==> flow/design.v <==
module VGA_Sync_Count #(
    parameter TOTAL_COLS = 800,
    parameter TOTAL_ROWS = 525
) (
    input clk_i,
    input rst_i,
    input Hsync_i,
    input Vsync_i,
    output reg Hsync_o,
    output reg Vsync_o,
    output reg [9:0] col_count_o,
    output reg [9:0] row_count_o
);
    wire frame_start_w;
    always@(posedge clk_i)
    begin
        if (rst_i)
        begin
            Vsync_o <= 1'b0;
            Hsync_o <= 1'b0;
        end
        else
        begin
            Vsync_o <= Vsync_i;
            Hsync_o <= Hsync_i;
        end
    end
    always @(posedge clk_i) 
    begin
        if (rst_i || frame_start_w == 1'b1)
        begin
            col_count_o <= 0;
            row_count_o <= 0;
        end
        else
        begin
            if (col_count_o == TOTAL_COLS - 1)
            begin
                if (row_count_o == TOTAL_ROWS - 1)
                begin
                    row_count_o <= 0;
                end
                else
                begin
                    row_count_o <= row_count_o + 1;
                end
                col_count_o <= 0;
            end
            else
            begin
                col_count_o <= col_count_o + 1;                
            end
        end
    end
    assign frame_start_w = (~Vsync_o & Vsync_i);
endmodule
module VGA_Sync_Pulse #(
    parameter TOTAL_COLS = 800, 
    parameter TOTAL_ROWS = 525, 
    parameter ACTIVE_COLS = 640, 
    parameter ACTIVE_ROWS = 480
) (
    input clk_i,
    input rst_i,
    output Hsync_o,
    output Vsync_o,
    output reg [9:0] col_count_o,
    output reg [9:0] row_count_o
);
    always@(posedge clk_i)
    begin
        if (rst_i)
        begin
            col_count_o <= 0;
            row_count_o <= 0;
        end
        else if (col_count_o == TOTAL_COLS - 1)
        begin
            col_count_o <= 0;
            if (row_count_o == TOTAL_ROWS - 1)
                row_count_o <= 0;
            else
                row_count_o <= row_count_o + 1;
        end
        else
            col_count_o <= col_count_o + 1;
    end
    assign Hsync_o = col_count_o < ACTIVE_COLS - 1 ? 1'b1 : 1'b0;
    assign Vsync_o = row_count_o < ACTIVE_ROWS - 1 ? 1'b1 : 1'b0;
endmodule 
module VGA_Sync_Porch #(
    parameter VIDEO_WIDTH = 3,
    parameter TOTAL_COLS = 3,
    parameter TOTAL_ROWS = 3,
    parameter ACTIVE_COLS = 2,
    parameter ACTIVE_ROWS = 2
) (
    input clk_i,
    input rst_i,
    input Hsync_i,
    input Vsync_i,
    input [VIDEO_WIDTH-1:0] red_video_i,
    input [VIDEO_WIDTH-1:0] grn_video_i,
    input [VIDEO_WIDTH-1:0] blu_video_i,
    output reg Hsync_o,
    output reg Vsync_o,
    output reg [VIDEO_WIDTH-1:0] red_video_o,
    output reg [VIDEO_WIDTH-1:0] grn_video_o,
    output reg [VIDEO_WIDTH-1:0] blu_video_o
);
    parameter FRONT_PORCH_HORIZ = 18;
    parameter BACK_PORCH_HORIZ = 50;
    parameter FRONT_PORCH_VERT = 10;
    parameter BACK_PORCH_VERT = 33;
    wire Hsync_w;
    wire Vsync_w;
    wire [9:0] col_count_w;
    wire [9:0] row_count_w;
    reg [VIDEO_WIDTH-1:0] red_video_r;
    reg [VIDEO_WIDTH-1:0] grn_video_r;
    reg [VIDEO_WIDTH-1:0] blu_video_r;
    VGA_Sync_Count #(.TOTAL_COLS(TOTAL_COLS),
                  .TOTAL_ROWS(TOTAL_ROWS)) VGA_Sync_Count_Inst 
    (
        .clk_i(clk_i),
        .rst_i(rst_i),
        .Hsync_i(Hsync_i),
        .Vsync_i(Vsync_i),
        .Hsync_o(Hsync_w),
        .Vsync_o(Vsync_w),
        .col_count_o(col_count_w),
        .row_count_o(row_count_w)
    );
    always @(posedge clk_i) 
    begin
        if (rst_i)
        begin
            Hsync_o <= 1'b0;
            Vsync_o <= 1'b0;
        end
        else
        begin
        if ((col_count_w < FRONT_PORCH_HORIZ + ACTIVE_COLS) || (col_count_w > TOTAL_COLS - BACK_PORCH_HORIZ - 1))
            Hsync_o <= 1'b1;
        else
            Hsync_o <= Hsync_w;
        if ((row_count_w < FRONT_PORCH_VERT + ACTIVE_ROWS) || (row_count_w > TOTAL_ROWS - BACK_PORCH_VERT - 1))
            Vsync_o <= 1'b1;
        else
            Vsync_o <= Vsync_w;
        end
    end
    always @(posedge clk_i) 
    begin
        if (rst_i)
        begin
            red_video_r <= 0;
            grn_video_r <= 0;
            blu_video_r <= 0;
            red_video_o <= 0;
            grn_video_o <= 0;
            blu_video_o <= 0;
        end
        else
        begin
        red_video_r <= red_video_i;
        grn_video_r <= grn_video_i;
        blu_video_r <= blu_video_i;
        red_video_o <= red_video_r;
        grn_video_o <= grn_video_r;
        blu_video_o <= blu_video_r;
        end
    end
endmodule
module Debounced_Switch #(parameter DEBOUNCE_LIMIT = 250000) (
    input clk_i,
    input rst_i, 
    input sw_i, 
    output sw_o 
);
    reg state_r;
    reg [$clog2(DEBOUNCE_LIMIT)-1:0] count_r;
    always @(posedge clk_i)
    begin
        if (rst_i)
            begin
                count_r <= 0;
                state_r <= 1'b0;
            end
        else if (sw_i != state_r && count_r < DEBOUNCE_LIMIT)
            count_r <= count_r + 1;  
        else if(count_r == DEBOUNCE_LIMIT)
            begin
                count_r <= 0;
                state_r <= sw_i;
            end
        else
            count_r <= 0;
   	end
    assign sw_o = state_r;
endmodule
module UART_RX #(parameter CLKS_PER_BIT = 217) (
    input clk_i,
    input rst_i,
    input rx_serial_i,
    output rx_dv_o,
    output [7:0] rx_byte_o
);
    parameter IDLE = 3'b000;
    parameter RX_START_BIT = 3'b001;
    parameter RX_DATA_BITS = 3'b010;
    parameter RX_STOP_BITS = 3'b011;
    parameter CLEANUP = 3'b100;
    reg [7:0] clk_count_r;
    reg [2:0] bit_index_r;
    reg [7:0] rx_byte_r;
    reg rx_dv_r;
    reg [2:0] state_r;
    always @(posedge clk_i) 
    begin
        if (rst_i)
        begin
            state_r <= IDLE;
            rx_dv_r <= 1'b0;
            clk_count_r <= 0;
            bit_index_r <= 0;
        end
        else
        case (state_r)
            IDLE : 
                begin
                    rx_dv_r <= 1'b0;
                    clk_count_r <= 0;
                    bit_index_r <= 0;
                    if (rx_serial_i == 1'b0)
                        state_r <= RX_START_BIT;
                    else
                        state_r <= IDLE;
                end
            RX_START_BIT :
                begin
                    if (clk_count_r == (CLKS_PER_BIT - 1) / 2)
                    begin
                        if (rx_serial_i == 1'b0)
                        begin
                            clk_count_r <= 0;
                            state_r <= RX_DATA_BITS;
                        end
                        else
                            state_r <= IDLE;
                    end
                    else
                    begin
                        clk_count_r <= clk_count_r + 1;
                        state_r <= RX_START_BIT;
                    end
                end
            RX_DATA_BITS :
                begin
                    if (clk_count_r < CLKS_PER_BIT - 1)
                    begin
                        clk_count_r <= clk_count_r + 1;
                        state_r <= RX_DATA_BITS;
                    end
                    else
                    begin
                        clk_count_r <= 0;
                        rx_byte_r[bit_index_r] <= rx_serial_i;
                        if (bit_index_r < 7)
                        begin
                            bit_index_r <= bit_index_r + 1;
                            state_r <= RX_DATA_BITS;
                        end
                        else
                        begin
                            bit_index_r <= 0;
                            state_r <= RX_STOP_BITS;
                        end
                    end
                end
            RX_STOP_BITS :
                begin
                    if (clk_count_r < CLKS_PER_BIT - 1)
                    begin
                        clk_count_r <= clk_count_r + 1;
                        state_r <= RX_STOP_BITS;
                    end           
                    else
                    begin
                        rx_dv_r <= 1'b1;
                        clk_count_r <= 0;
                        state_r <= CLEANUP;
                    end
                end
            CLEANUP :
                begin
                    state_r <= IDLE;
                    rx_dv_r <= 1'b0;
                end
            default: 
                state_r <= IDLE;
        endcase
    end
    assign rx_dv_o = rx_dv_r;
    assign rx_byte_o = rx_byte_r;
endmodule
module Pong_Paddle_Ctl #(
    parameter PLAYER_PADDLE_X = 0,
    parameter PADDLE_HEIGHT = 6,
    parameter GAME_HEIGHT = 30 
) (
        input clk_i,
        input rst_i,
        input [5:0] col_count_div_i,
        input [5:0] row_count_div_i,
        input Paddle_Up_i,
        input Paddle_Down_i,
        output reg Draw_Paddle_o,
        output reg [5:0] Paddle_Y_o 
);
    parameter PADDLE_SPEED = 1250000;  
    reg [31:0] Paddle_Count_r;
    wire Paddle_Count_en;
    assign Paddle_Count_en = Paddle_Up_i ^ Paddle_Down_i;
    always @(posedge clk_i) 
    begin
        if (rst_i)
        begin
            Paddle_Count_r <= 0;
            Paddle_Y_o <= (GAME_HEIGHT - PADDLE_HEIGHT) / 2;
        end
        else
        begin
        if (Paddle_Count_en == 1'b1)
        begin
            if (Paddle_Count_r == PADDLE_SPEED)
                Paddle_Count_r <= 0;
            else
                Paddle_Count_r <= Paddle_Count_r + 1;
        end
        if (Paddle_Up_i == 1'b1 && Paddle_Count_r == PADDLE_SPEED && Paddle_Y_o !== 0)
            Paddle_Y_o <= Paddle_Y_o - 1;
        else if (Paddle_Down_i == 1'b1 && Paddle_Count_r == PADDLE_SPEED && Paddle_Y_o !== GAME_HEIGHT - PADDLE_HEIGHT - 1)
            Paddle_Y_o <= Paddle_Y_o + 1;
        end
    end
    always @(posedge clk_i) 
    begin
        if (rst_i)
            Draw_Paddle_o <= 1'b0;
        else if (col_count_div_i == PLAYER_PADDLE_X && row_count_div_i >= Paddle_Y_o && row_count_div_i <= Paddle_Y_o + PADDLE_HEIGHT)
            Draw_Paddle_o <= 1'b1;
        else
            Draw_Paddle_o <= 1'b0;
    end
endmodule
module Pong_Ball_Ctl #(
    parameter GAME_WIDTH = 40,
    parameter GAME_HEIGHT = 30 
) (
    input clk_i,
    input rst_i,
    input Game_Active_i,
    input [5:0] col_count_div_i,
    input [5:0] row_count_div_i,
    output reg Draw_Ball_o,
    output reg [5:0] Ball_X_o,
    output reg [5:0] Ball_Y_o 
);
    parameter BALL_SPEED = 1250000;
    reg [5:0] Ball_X_prev_r;
    reg [5:0] Ball_Y_prev_r;
    reg [31:0] Ball_Count_r;
    always @(posedge clk_i) 
    begin
        if (rst_i)
        begin
            Ball_X_o <= GAME_WIDTH / 2;
            Ball_Y_o <= GAME_HEIGHT / 2;
            Ball_X_prev_r <= (GAME_WIDTH / 2) + 1;
            Ball_Y_prev_r <= (GAME_HEIGHT / 2) + 1;
            Ball_Count_r <= 0;
        end
        else if (Game_Active_i == 1'b0)
        begin
            Ball_X_o <= GAME_WIDTH / 2;
            Ball_Y_o <= GAME_HEIGHT / 2;
            Ball_X_prev_r <= (GAME_WIDTH / 2) + 1;
            Ball_Y_prev_r <= (GAME_HEIGHT / 2) + 1;
        end
        else
        begin
            if (Ball_Count_r < BALL_SPEED)
                Ball_Count_r <= Ball_Count_r + 1;
            else
            begin
                Ball_Count_r <= 0;
                Ball_X_prev_r <= Ball_X_o;
                Ball_Y_prev_r <= Ball_Y_o;
                if ((Ball_X_prev_r < Ball_X_o && Ball_X_o == GAME_WIDTH-1) || (Ball_X_prev_r > Ball_X_o && Ball_X_o != 0))
                    Ball_X_o <= Ball_X_o - 1;  
                else 
                    Ball_X_o <= Ball_X_o + 1;  
                if ((Ball_Y_prev_r < Ball_Y_o && Ball_Y_o == GAME_HEIGHT-1) || (Ball_Y_prev_r > Ball_Y_o && Ball_Y_o != 0))
                    Ball_Y_o <= Ball_Y_o - 1;  
                else 
                    Ball_Y_o <= Ball_Y_o + 1;  
            end
        end
    end
    always @(posedge clk_i) 
    begin
        if (rst_i)
            Draw_Ball_o <= 1'b0;
        else if (col_count_div_i == Ball_X_o && row_count_div_i == Ball_Y_o)
            Draw_Ball_o <= 1'b1;
        else
            Draw_Ball_o <= 1'b0;
    end
endmodule
module Pong_Top #(
    parameter TOTAL_COLS = 800, 
    parameter TOTAL_ROWS = 525, 
    parameter ACTIVE_COLS = 640, 
    parameter ACTIVE_ROWS = 480
) (
    input clk_i,
    input rst_i,
    input Hsync_i,
    input Vsync_i,
    input Game_Start_i, 
    input Paddle_Up_P1_i,
    input Paddle_Down_P1_i,
    input Paddle_Up_P2_i,
    input Paddle_Down_P2_i,
    output reg Hsync_o,
    output reg Vsync_o,
    output [2:0] Red_Video_o,
    output [2:0] Grn_Video_o,
    output [2:0] Blu_Video_o
);
    parameter GAME_WIDTH = 40;
    parameter GAME_HEIGHT = 30;
    parameter SCORE_LIMIT = 9;
    parameter PADDLE_HEIGHT = 6;
    parameter PADDLE_COL_P1 = 0;
    parameter PADDLE_COL_P2 = GAME_WIDTH - 1;  
    parameter IDLE = 3'b000;
    parameter RUNNING = 3'b001;
    parameter P1_Wins = 3'b010;
    parameter P2_Wins = 3'b011;
    parameter CLEANUP = 3'b100;
    reg [2:0] state_r;
    wire Hsync_w, Vsync_w;
    wire [9:0] col_count_w, row_count_w;
    wire Draw_Paddle_P1_w, Draw_Paddle_P2_w; 
    wire [5:0] Paddle_Y_P1_w, Paddle_Y_P2_w;
    wire Draw_Ball_w, Draw_Any_w;
    wire [5:0] Ball_X_w, Ball_Y_w;
    reg [3:0] P1_Score_r;
    reg [3:0] P2_Score_r;
    wire [5:0] col_count_div_w, row_count_div_w;
    VGA_Sync_Count #(.TOTAL_COLS(TOTAL_COLS),
                  .TOTAL_ROWS(TOTAL_ROWS)) VGA_Sync_Count_Inst 
    (
        .clk_i(clk_i),
        .rst_i(rst_i),
        .Hsync_i(Hsync_i),
        .Vsync_i(Vsync_i),
        .Hsync_o(Hsync_w),
        .Vsync_o(Vsync_w),
        .col_count_o(col_count_w),
        .row_count_o(row_count_w)
    );
    always @(posedge clk_i) 
    begin
        if (rst_i)
        begin
            Hsync_o <= 1'b0;
            Vsync_o <= 1'b0;
        end
        else
        begin
            Hsync_o <= Hsync_w;
            Vsync_o <= Vsync_w;
        end
    end
    assign col_count_div_w = col_count_w[9:4];
    assign row_count_div_w = row_count_w[9:4];
    Pong_Paddle_Ctl #(
        .PLAYER_PADDLE_X(PADDLE_COL_P1),
        .GAME_HEIGHT(GAME_HEIGHT)
    ) P1_Inst (
        .clk_i(clk_i),
        .rst_i(rst_i),
        .col_count_div_i(col_count_div_w),
        .row_count_div_i(row_count_div_w),
        .Paddle_Up_i(Paddle_Up_P1_i),
        .Paddle_Down_i(Paddle_Down_P1_i),
        .Draw_Paddle_o(Draw_Paddle_P1_w),
        .Paddle_Y_o(Paddle_Y_P1_w) 
    );
    Pong_Paddle_Ctl #(
        .PLAYER_PADDLE_X(PADDLE_COL_P2),
        .GAME_HEIGHT(GAME_HEIGHT)
        ) P2_Inst (
        .clk_i(clk_i),
        .rst_i(rst_i),
        .col_count_div_i(col_count_div_w),
        .row_count_div_i(row_count_div_w),
        .Paddle_Up_i(Paddle_Up_P2_i),
        .Paddle_Down_i(Paddle_Down_P2_i),
        .Draw_Paddle_o(Draw_Paddle_P2_w),
        .Paddle_Y_o(Paddle_Y_P2_w) 
    );
    wire Game_Active_w;
    Pong_Ball_Ctl Ball_Inst (
        .clk_i(clk_i),
        .rst_i(rst_i),
        .Game_Active_i(Game_Active_w),
        .col_count_div_i(col_count_div_w),
        .row_count_div_i(row_count_div_w),
        .Draw_Ball_o(Draw_Ball_w),
        .Ball_X_o(Ball_X_w),
        .Ball_Y_o(Ball_Y_w) 
    );
    always @(posedge clk_i) 
    begin
        if (rst_i)
        begin
            state_r <= IDLE;
            P1_Score_r <= 0;
            P2_Score_r <= 0;
        end
        else
        case (state_r)
            IDLE : 
            begin
                if (Game_Start_i == 1'b1)
                    state_r <= RUNNING;
            end
            RUNNING : 
            begin
                if (Ball_X_w == 0 && (Ball_Y_w < Paddle_Y_P1_w || Ball_Y_w > Paddle_Y_P1_w + PADDLE_HEIGHT))
                    state_r <= P2_Wins;
                else if (Ball_X_w == GAME_WIDTH-1 && (Ball_Y_w < Paddle_Y_P2_w || Ball_Y_w > Paddle_Y_P2_w + PADDLE_HEIGHT))
                    state_r <= P1_Wins;
            end
            P1_Wins : 
            begin
                if (P1_Score_r == SCORE_LIMIT - 1)
                    P1_Score_r <= 0;
                else
                begin
                    P1_Score_r <= P1_Score_r + 1;
                    state_r <= CLEANUP;
                end
            end
            P2_Wins : 
            begin
                if (P2_Score_r == SCORE_LIMIT - 1)
                    P2_Score_r <= 0;
                else
                begin
                    P2_Score_r <= P2_Score_r + 1;
                    state_r <= CLEANUP;
                end
            end
            CLEANUP :
                state_r <= IDLE;
        endcase
    end
    assign Game_Active_w = (state_r == RUNNING) ? 1'b1 : 1'b0;
    assign Draw_Any_w = Draw_Ball_w | Draw_Paddle_P1_w | Draw_Paddle_P2_w;
    assign Red_Video_o = Draw_Any_w ? 4'b1111 : 4'b0000;
    assign Grn_Video_o = Draw_Any_w ? 4'b1111 : 4'b0000;
    assign Blu_Video_o = Draw_Any_w ? 4'b1111 : 4'b0000;
endmodule
module Classic_Pong_Top (
    input clk_i,
    input rst_i,
    input UART_RX_i,
    input sw1_i,
    input sw2_i,
    input sw3_i,
    input sw4_i,
    output VGA_Hsync_o,
    output VGA_Vsync_o,
    output VGA_Red_0_o,
    output VGA_Red_1_o,
    output VGA_Red_2_o,
    output VGA_Grn_0_o,
    output VGA_Grn_1_o,
    output VGA_Grn_2_o,
    output VGA_Blu_0_o,
    output VGA_Blu_1_o,
    output VGA_Blu_2_o
);
    parameter CLKS_PER_BIT = 217;
    parameter VIDEO_WIDTH = 3;  
    parameter TOTAL_COLS = 800;
    parameter TOTAL_ROWS = 525;
    parameter ACTIVE_COLS = 640;
    parameter ACTIVE_ROWS = 480;
    wire [VIDEO_WIDTH-1:0] Red_Video_Pong_w, Red_Video_Porch_w;
    wire [VIDEO_WIDTH-1:0] Grn_Video_Pong_w, Grn_Video_Porch_w;
    wire [VIDEO_WIDTH-1:0] Blu_Video_Pong_w, Blu_Video_Porch_w;
    wire rx_dv_w;
    UART_RX #(.CLKS_PER_BIT(CLKS_PER_BIT)) UART_RX_Inst
    (
        .clk_i(clk_i),
        .rst_i(rst_i),
        .rx_serial_i(UART_RX_i),
        .rx_dv_o(rx_dv_w),
        .rx_byte_o()
    );
    wire Hsync_w, Vsync_w;
    VGA_Sync_Pulse #( 
        .TOTAL_COLS(TOTAL_COLS),
        .TOTAL_ROWS(TOTAL_ROWS),
        .ACTIVE_COLS(ACTIVE_COLS),
        .ACTIVE_ROWS(ACTIVE_ROWS) 
    ) VGA_Sync_Inst (
        .clk_i(clk_i),
        .rst_i(rst_i),
        .Hsync_o(Hsync_w),
        .Vsync_o(Vsync_w),
        .col_count_o(),
        .row_count_o()
    );
    wire sw1_w, sw2_w, sw3_w, sw4_w;
    Debounced_Switch sw_1 (
        .clk_i(clk_i),
        .rst_i(rst_i),
        .sw_i(sw1_i),
        .sw_o(sw1_w)
    );
    Debounced_Switch sw_2 (
        .clk_i(clk_i),
        .rst_i(rst_i),
        .sw_i(sw2_i),
        .sw_o(sw2_w)
    );
    Debounced_Switch sw_3 (
        .clk_i(clk_i),
        .rst_i(rst_i),
        .sw_i(sw3_i),
        .sw_o(sw3_w)
    );
    Debounced_Switch sw_4 (
        .clk_i(clk_i),
        .rst_i(rst_i),
        .sw_i(sw4_i),
        .sw_o(sw4_w)
    );
    wire Hsync_Pong_w, Vsync_Pong_w;
    Pong_Top #( 
        .TOTAL_COLS(TOTAL_COLS),
        .TOTAL_ROWS(TOTAL_ROWS),
        .ACTIVE_COLS(ACTIVE_COLS),
        .ACTIVE_ROWS(ACTIVE_ROWS) ) 
    Pong_Top_Inst (
        .clk_i(clk_i),
        .rst_i(rst_i),
        .Hsync_i(Hsync_w),
        .Vsync_i(Vsync_w),
        .Game_Start_i(rx_dv_w),
        .Paddle_Up_P1_i(sw1_w),
        .Paddle_Down_P1_i(sw2_w),
        .Paddle_Up_P2_i(sw3_w),
        .Paddle_Down_P2_i(sw4_w),
        .Hsync_o(Hsync_Pong_w),
        .Vsync_o(Vsync_Pong_w),
        .Red_Video_o(Red_Video_Pong_w),
        .Grn_Video_o(Grn_Video_Pong_w),
        .Blu_Video_o(Blu_Video_Pong_w)
    );
    wire Hsync_porch_w, Vsync_porch_w;
    VGA_Sync_Porch #(
        .VIDEO_WIDTH(VIDEO_WIDTH),   
        .TOTAL_COLS(TOTAL_COLS),
        .TOTAL_ROWS(TOTAL_ROWS),
        .ACTIVE_COLS(ACTIVE_COLS),
        .ACTIVE_ROWS(ACTIVE_ROWS)
    ) VGA_Sync_Porch_Inst (
        .clk_i(clk_i),
        .rst_i(rst_i),
        .Hsync_i(Hsync_Pong_w),
        .Vsync_i(Vsync_Pong_w),
        .red_video_i(Red_Video_Pong_w),
        .grn_video_i(Grn_Video_Pong_w),
        .blu_video_i(Blu_Video_Pong_w),
        .Hsync_o(Hsync_porch_w),
        .Vsync_o(Vsync_porch_w),
        .red_video_o(Red_Video_Porch_w),
        .grn_video_o(Grn_Video_Porch_w),
        .blu_video_o(Blu_Video_Porch_w)
    );
    assign VGA_Hsync_o = Hsync_porch_w;
    assign VGA_Vsync_o = Vsync_porch_w;
    assign { VGA_Red_2_o, VGA_Red_1_o, VGA_Red_0_o } = Red_Video_Porch_w; 
    assign { VGA_Grn_2_o, VGA_Grn_1_o, VGA_Grn_0_o } = Grn_Video_Porch_w; 
    assign { VGA_Blu_2_o, VGA_Blu_1_o, VGA_Blu_0_o } = Blu_Video_Porch_w; 
endmodule
======== Reports on Classic_Pong_Top ========
The steps from the RTL of Classic_Pong_Top to its reports follow in flow order.
Line numbers count from 1 in the design file above.
Operators carry their Yosys type and port widths (W data, S select, Z words).
Cell names lack the library's common part.
A cell with -- has no value.
set-up
  top ..................................... Classic_Pong_Top
  clock port .............................. clk_i
  library ................................. sky130hd
  corner .................................. tt_025C_1v80

======== Word-level counts ========
Counts by Yosys on the flattened word-level netlist (proc, flatten, opt, wreduce; memories kept). Register bits leave out memories and registers merged into their read ports (data or address). Print and check cells are left out. Cells with the same type and inputs are merged into one.
cells by class
  add/sub/neg operators ................... 27
  $lt $le $gt $ge ......................... 25
  equal/unequal tests ..................... 43
  muxes and demuxes ....................... 45
  bitwise logic cells ..................... 13
  reductions and logical operators ........ 61
operator list
  operator                 number
  $add A32 B1 Y32 const B  3
  $mux W32                 3
  $add A18 B1 Y18 const B  4
  $lt A18 B18 Y1 const B   4
  $eq A18 B18 Y1 const B   4
  $eq A32 B21 Y1 const B   2
  $gt A6 B32 Y1            2
  $le A6 B32 Y1            2
  $add A10 B1 Y10 const B  6
  $eq A10 B10 Y1 const B   6
  $mux W6                  6
  $mux W3                  11
  $lt A32 B21 Y1 const B   1
  $mux W10                 3
  $add A6 B1 Y6 const B    4
  $sub A6 B1 Y6 const B    4
  $lt A6 B6 Y1             4
  $pmux W8 S3              1
  $mux W8                  3
  $logic_and A1 B1 Y1      23
  $lt A10 B10 Y1 const B   2
  $lt A10 B9 Y1 const B    2
  $reduce_or A2 Y1         10
  $pmux W3 S5              1
  $reduce_and A2 Y1        7
  $add A6 B3 Y7 const B    2
  $eq A3 B2 Y1 const B     4
  $nex A6 B1 Y1 const B    2
Not listed: further kinds 39, cells in them 88.
storage and ports
  register bits ........................... 311
  input port bits ......................... 7
  output and inout bits ................... 11
  cells after elaboration ................. 257

======== Logic depth ========
Depth = most cells in a row (Yosys ltp): at word level without a register or memory, in the mapped netlist without a sequential cell, where the memories' decode and read muxes count.
logic depth
  depth in word-level cells ............... 7
  ABC_AREA ................................ 0
  mapped depth ............................ 15
  gate-level depth less buffers ........... 14

======== Mapped cells and area ========
Source: synth_stat.txt of the flow (Yosys; design flattened, memories mapped). It holds for the ABC_AREA given above (unset counts as 0); a run with the other value may have another netlist.
The area totals of this step are shown rounded.
cells by type
  cell      number  area in all (um^2)
  dfxtp_1   311     6.23E+03
  ha_1      101     1.26E+03
  xor2_1    139     1.22E+03
  nor2_1    314     1178.63
  xnor2_1   93      814.531
  nand2_1   125     469.2
  nand3_1   92      460.442
  nand4_1   65      406.64
  a21oi_1   57      285.274
  inv_1     76      285.274
  o21ai_0   48      240.23
  and4_1    25      218.96
  mux2i_1   20      200.192
  and3_1    30      187.68
  nor4_1    28      175.168
  nor3_1    33      165.158
  a21o_1    21      157.651
  clkbuf_1  38      142.637
Other cell types: 49; their cells: 240.
synthesis totals
  cells in the netlist .................... 1856
  mapped area ............................. 16020 um^2
  area of sequential cells ................ 6226 um^2
  mapped flip-flops ....................... 311
  buffer cells ............................ 56
By module: a second synthesis without flattening, with its own total; a netlist apart from the flattened one above.
unflattened totals
  cells (unflattened synthesis) ........... 2047
  area (unflattened synthesis) ............ 17940 um^2
Each row is one instance without its submodules.
modules
  module                      instances  cells  area (um^2)  sequential area (um^2)
  Debounced_Switch            4          105    923.4        380.4
  Pong_Ball_Ctl               1          369    3174         1141
  Pong_Paddle_Ctl             1          284    2367         780.7
  Pong_Paddle_Ctl             1          276    2316         780.7
  VGA_Sync_Count              2          112    1021         440.4
  Pong_Top                    1          165    1405         300.3
  UART_RX (CLKS_PER_BIT=217)  1          148    1345         580.6
  VGA_Sync_Pulse              1          110    988.4        400.4
  VGA_Sync_Porch              1          51     610.6        400.4
  Classic_Pong_Top            1          0      0.0          0.0

======== Timing after synthesis ========
Path of least setup slack by OpenSTA after synthesis, without wires, with an ideal clock, recovery checks aside; 20% of the period is set as input and as output delay. Where synthesis merged equal registers, the netlist keeps one of their names.
timing post-synthesis
  kind .................................... input port to flip-flop
  start point ............................. in rst_i
  end point ............................... reg sw_1.count_r[10]
  clock period ............................ 40000 ps
  input delay ............................. 8000 ps
  setup time .............................. 128 ps
  launch time at the first pin ............ 8000 ps
  arrival time ............................ 8932 ps
  data required time ...................... 39872 ps
  path slack .............................. 30940 ps
  path delay .............................. 1060 ps
  stages .................................. 5
  path buffers ............................ 2
  synthesis period reached ................ 9060 ps
"path delay" is the arrival time less input delay plus setup time.
"stages" counts driving pins, that of a launching flip-flop among them; a cell with two outputs on the path counts twice.
"synthesis period reached" = period - worst setup slack (recovery checks aside). The figure is calculated, with input and output delays left at 20% of the set period.
The rows between start and end are the longest chain of elaborated cells between them; the timing report does not say that the signal goes this way. Where chains are equally long, one stands for them.
A line is the first line of the expression or statement that the cell stems from. Yosys adds cells for indexed reads and writes and turns some case tables into memories.
At most two assigning lines are given for a register; there are more.
between the ends, post-synthesis
  path through ............................ clkbuf_1 > nor2_1 > o21ai_1 > clkbuf_1 > nor2_1
  cells in the longest elaborated chain ... 1
  elaborated cells between the ends (all ways) .. 1
  source lines of those cells ............. 0
  those cells by class .................... reduce/logical (1)
RTL lines, path post-synthesis
  what              RTL line  RTL
  start, declared   581       input rst_i,
  $reduce_or A2 Y1  --
  end, assigned     187       count_r <= 0;
  end, assigned     191       count_r <= count_r + 1;
  end, declared     182       reg [$clog2(DEBOUNCE_LIMIT)-1:0] count_r;

======== Path in the finished layout ========
From the final timing report of run 1: the path of least setup slack in the routed layout; clock arrival at registers is part of the times.
The report prints the path's times to 10 ps; the period is as set.
timing post-layout
  kind .................................... flip-flop to flip-flop
  start point ............................. reg Pong_Top_Inst.Ball_Inst.Ball_Y_o[4]
  end point ............................... reg Pong_Top_Inst.Ball_Inst.Ball_Y_o[5]
  clock period ............................ 9560 ps
  setup time .............................. 60 ps
  launch time at the first pin ............ 530 ps
  arrival time ............................ 4150 ps
  data required time ...................... 10020 ps
  path slack .............................. 5870 ps
  stages .................................. 14
  path buffers ............................ 0
The rows between start and end are the longest chain of elaborated cells between them; the timing report does not say that the signal goes this way. Where chains are equally long, one stands for them.
At most two assigning lines are given for a register; there are more.
between the ends, post-layout
  path through ............................ dfxtp_1 > inv_1 > ha_1 > and4_1 > o21a_1 > o31a_1 > or2_2 > ha_1 > a211oi_1 > o21bai_1 > a21oi_1 > o21ai_0 > a21oi_1 > mux2i_1
  cells in the longest elaborated chain ... 4
  elaborated cells between the ends (all ways) .. 10
  source lines of those cells ............. 3
  those cells by class .................... add/sub (2); compare (2); eq/ne (1); mux (1); reduce/logical (4)
RTL lines, path post-layout
  what                 RTL line  RTL
  start, declared      368       output reg [5:0] Ball_Y_o
  start, assigned      379       Ball_Y_o <= GAME_HEIGHT / 2;
  start, assigned      387       Ball_Y_o <= GAME_HEIGHT / 2;
  $lt A6 B6 Y1         404       if ((Ball_Y_prev_r < Ball_Y_o && Ball_Y_o == GAME_HEIGHT-1) || (Ball_Y_prev_r > Ball_Y_o && Ball_Y_o != 0))
  $logic_and A1 B1 Y1  404
  $logic_or A1 B1 Y1   404
  $mux W6              404
  end, assigned        405       Ball_Y_o <= Ball_Y_o - 1;
  end, assigned        407       Ball_Y_o <= Ball_Y_o + 1;
  end, declared        368

Measured data: module Classic_Pong_Top, platform sky130hd, 3 stored runs of the flow under differing settings, order arbitrary. Input and output delays are each 20% of the period that was set; the output load is 0.01 pF.
By "achieved clock period" is meant the clock period of the run minus its worst setup slack. This is arithmetic on one report: input and output delays are still those of the set period (20% each).
"critical setup path time" = time allowed to the worst setup path (clock period - input delay - output delay, where it has them) - its slack; a late launch clock adds to it, a late capture clock takes from it.
"total power after layout" is the tool's figure for a default switching activity; nothing was simulated.
"critical setup path time" is given in steps of 10 ps.
Values from the reports are rounded here.

---- run 1 ----
settings
  CORE_UTILIZATION = 40
  PLACE_DENSITY = 0.6
  period_ns = 9.56
  CAP_MARGIN = 20
  CORE_MARGIN = 2
  SLEW_MARGIN = 20
results
  die outline area ........................ 41660 um^2
  achieved clock period ................... 3693 ps
  final design utilization ................ 0.451
  netlist area reported by Yosys .......... 16020 um^2
  total power after layout ................ 2736 uW
  critical setup path time ................ 3690 ps
  type of the worst setup path ............ flip-flop to flip-flop
  smallest hold slack ..................... 437 ps
  area of the standard cells in the finished layout .. 17870 um^2
  sum of negative setup slack ............. 0 ps
  setup slack of the worst path ........... 5867 ps

---- run 2 ----
settings
  CAP_MARGIN = 40
  CORE_ASPECT_RATIO = 1.4
  CTS_CLUSTER_SIZE = 77
  GPL_TIMING_DRIVEN = 1
  MIN_ROUTING_LAYER = met1
  SETUP_SLACK_MARGIN = 0.89
  TNS_END_PERCENT = 5
  period_ns = 5.27
  CORE_MARGIN = 2
  CORE_UTILIZATION = 40
  SLEW_MARGIN = 20
results
  final design utilization ................ 0.451
  total power after layout ................ 4828 uW
  sum of negative setup slack ............. 0 ps
  netlist area reported by Yosys .......... 16020 um^2
  smallest hold slack ..................... 440 ps
  setup slack of the worst path ........... 1734 ps
  achieved clock period ................... 3536 ps
  area of the standard cells in the finished layout .. 17790 um^2
  die outline area ........................ 41690 um^2
  critical setup path time ................ 3540 ps
  type of the worst setup path ............ flip-flop to flip-flop

---- run 3 ----
settings
  CORE_UTILIZATION = 64
  PLACE_DENSITY = 0.6
  period_ns = 9.56
  CAP_MARGIN = 20
  CORE_MARGIN = 2
  SLEW_MARGIN = 20
results
  critical setup path time ................ 3570 ps
  type of the worst setup path ............ flip-flop to flip-flop
  die outline area ........................ 26310 um^2
  netlist area reported by Yosys .......... 16020 um^2
  final design utilization ................ 0.723
  achieved clock period ................... 3574 ps
  smallest hold slack ..................... 433 ps
  sum of negative setup slack ............. 0 ps
  setup slack of the worst path ........... 5986 ps
  area of the standard cells in the finished layout .. 17680 um^2
  total power after layout ................ 2837 uW
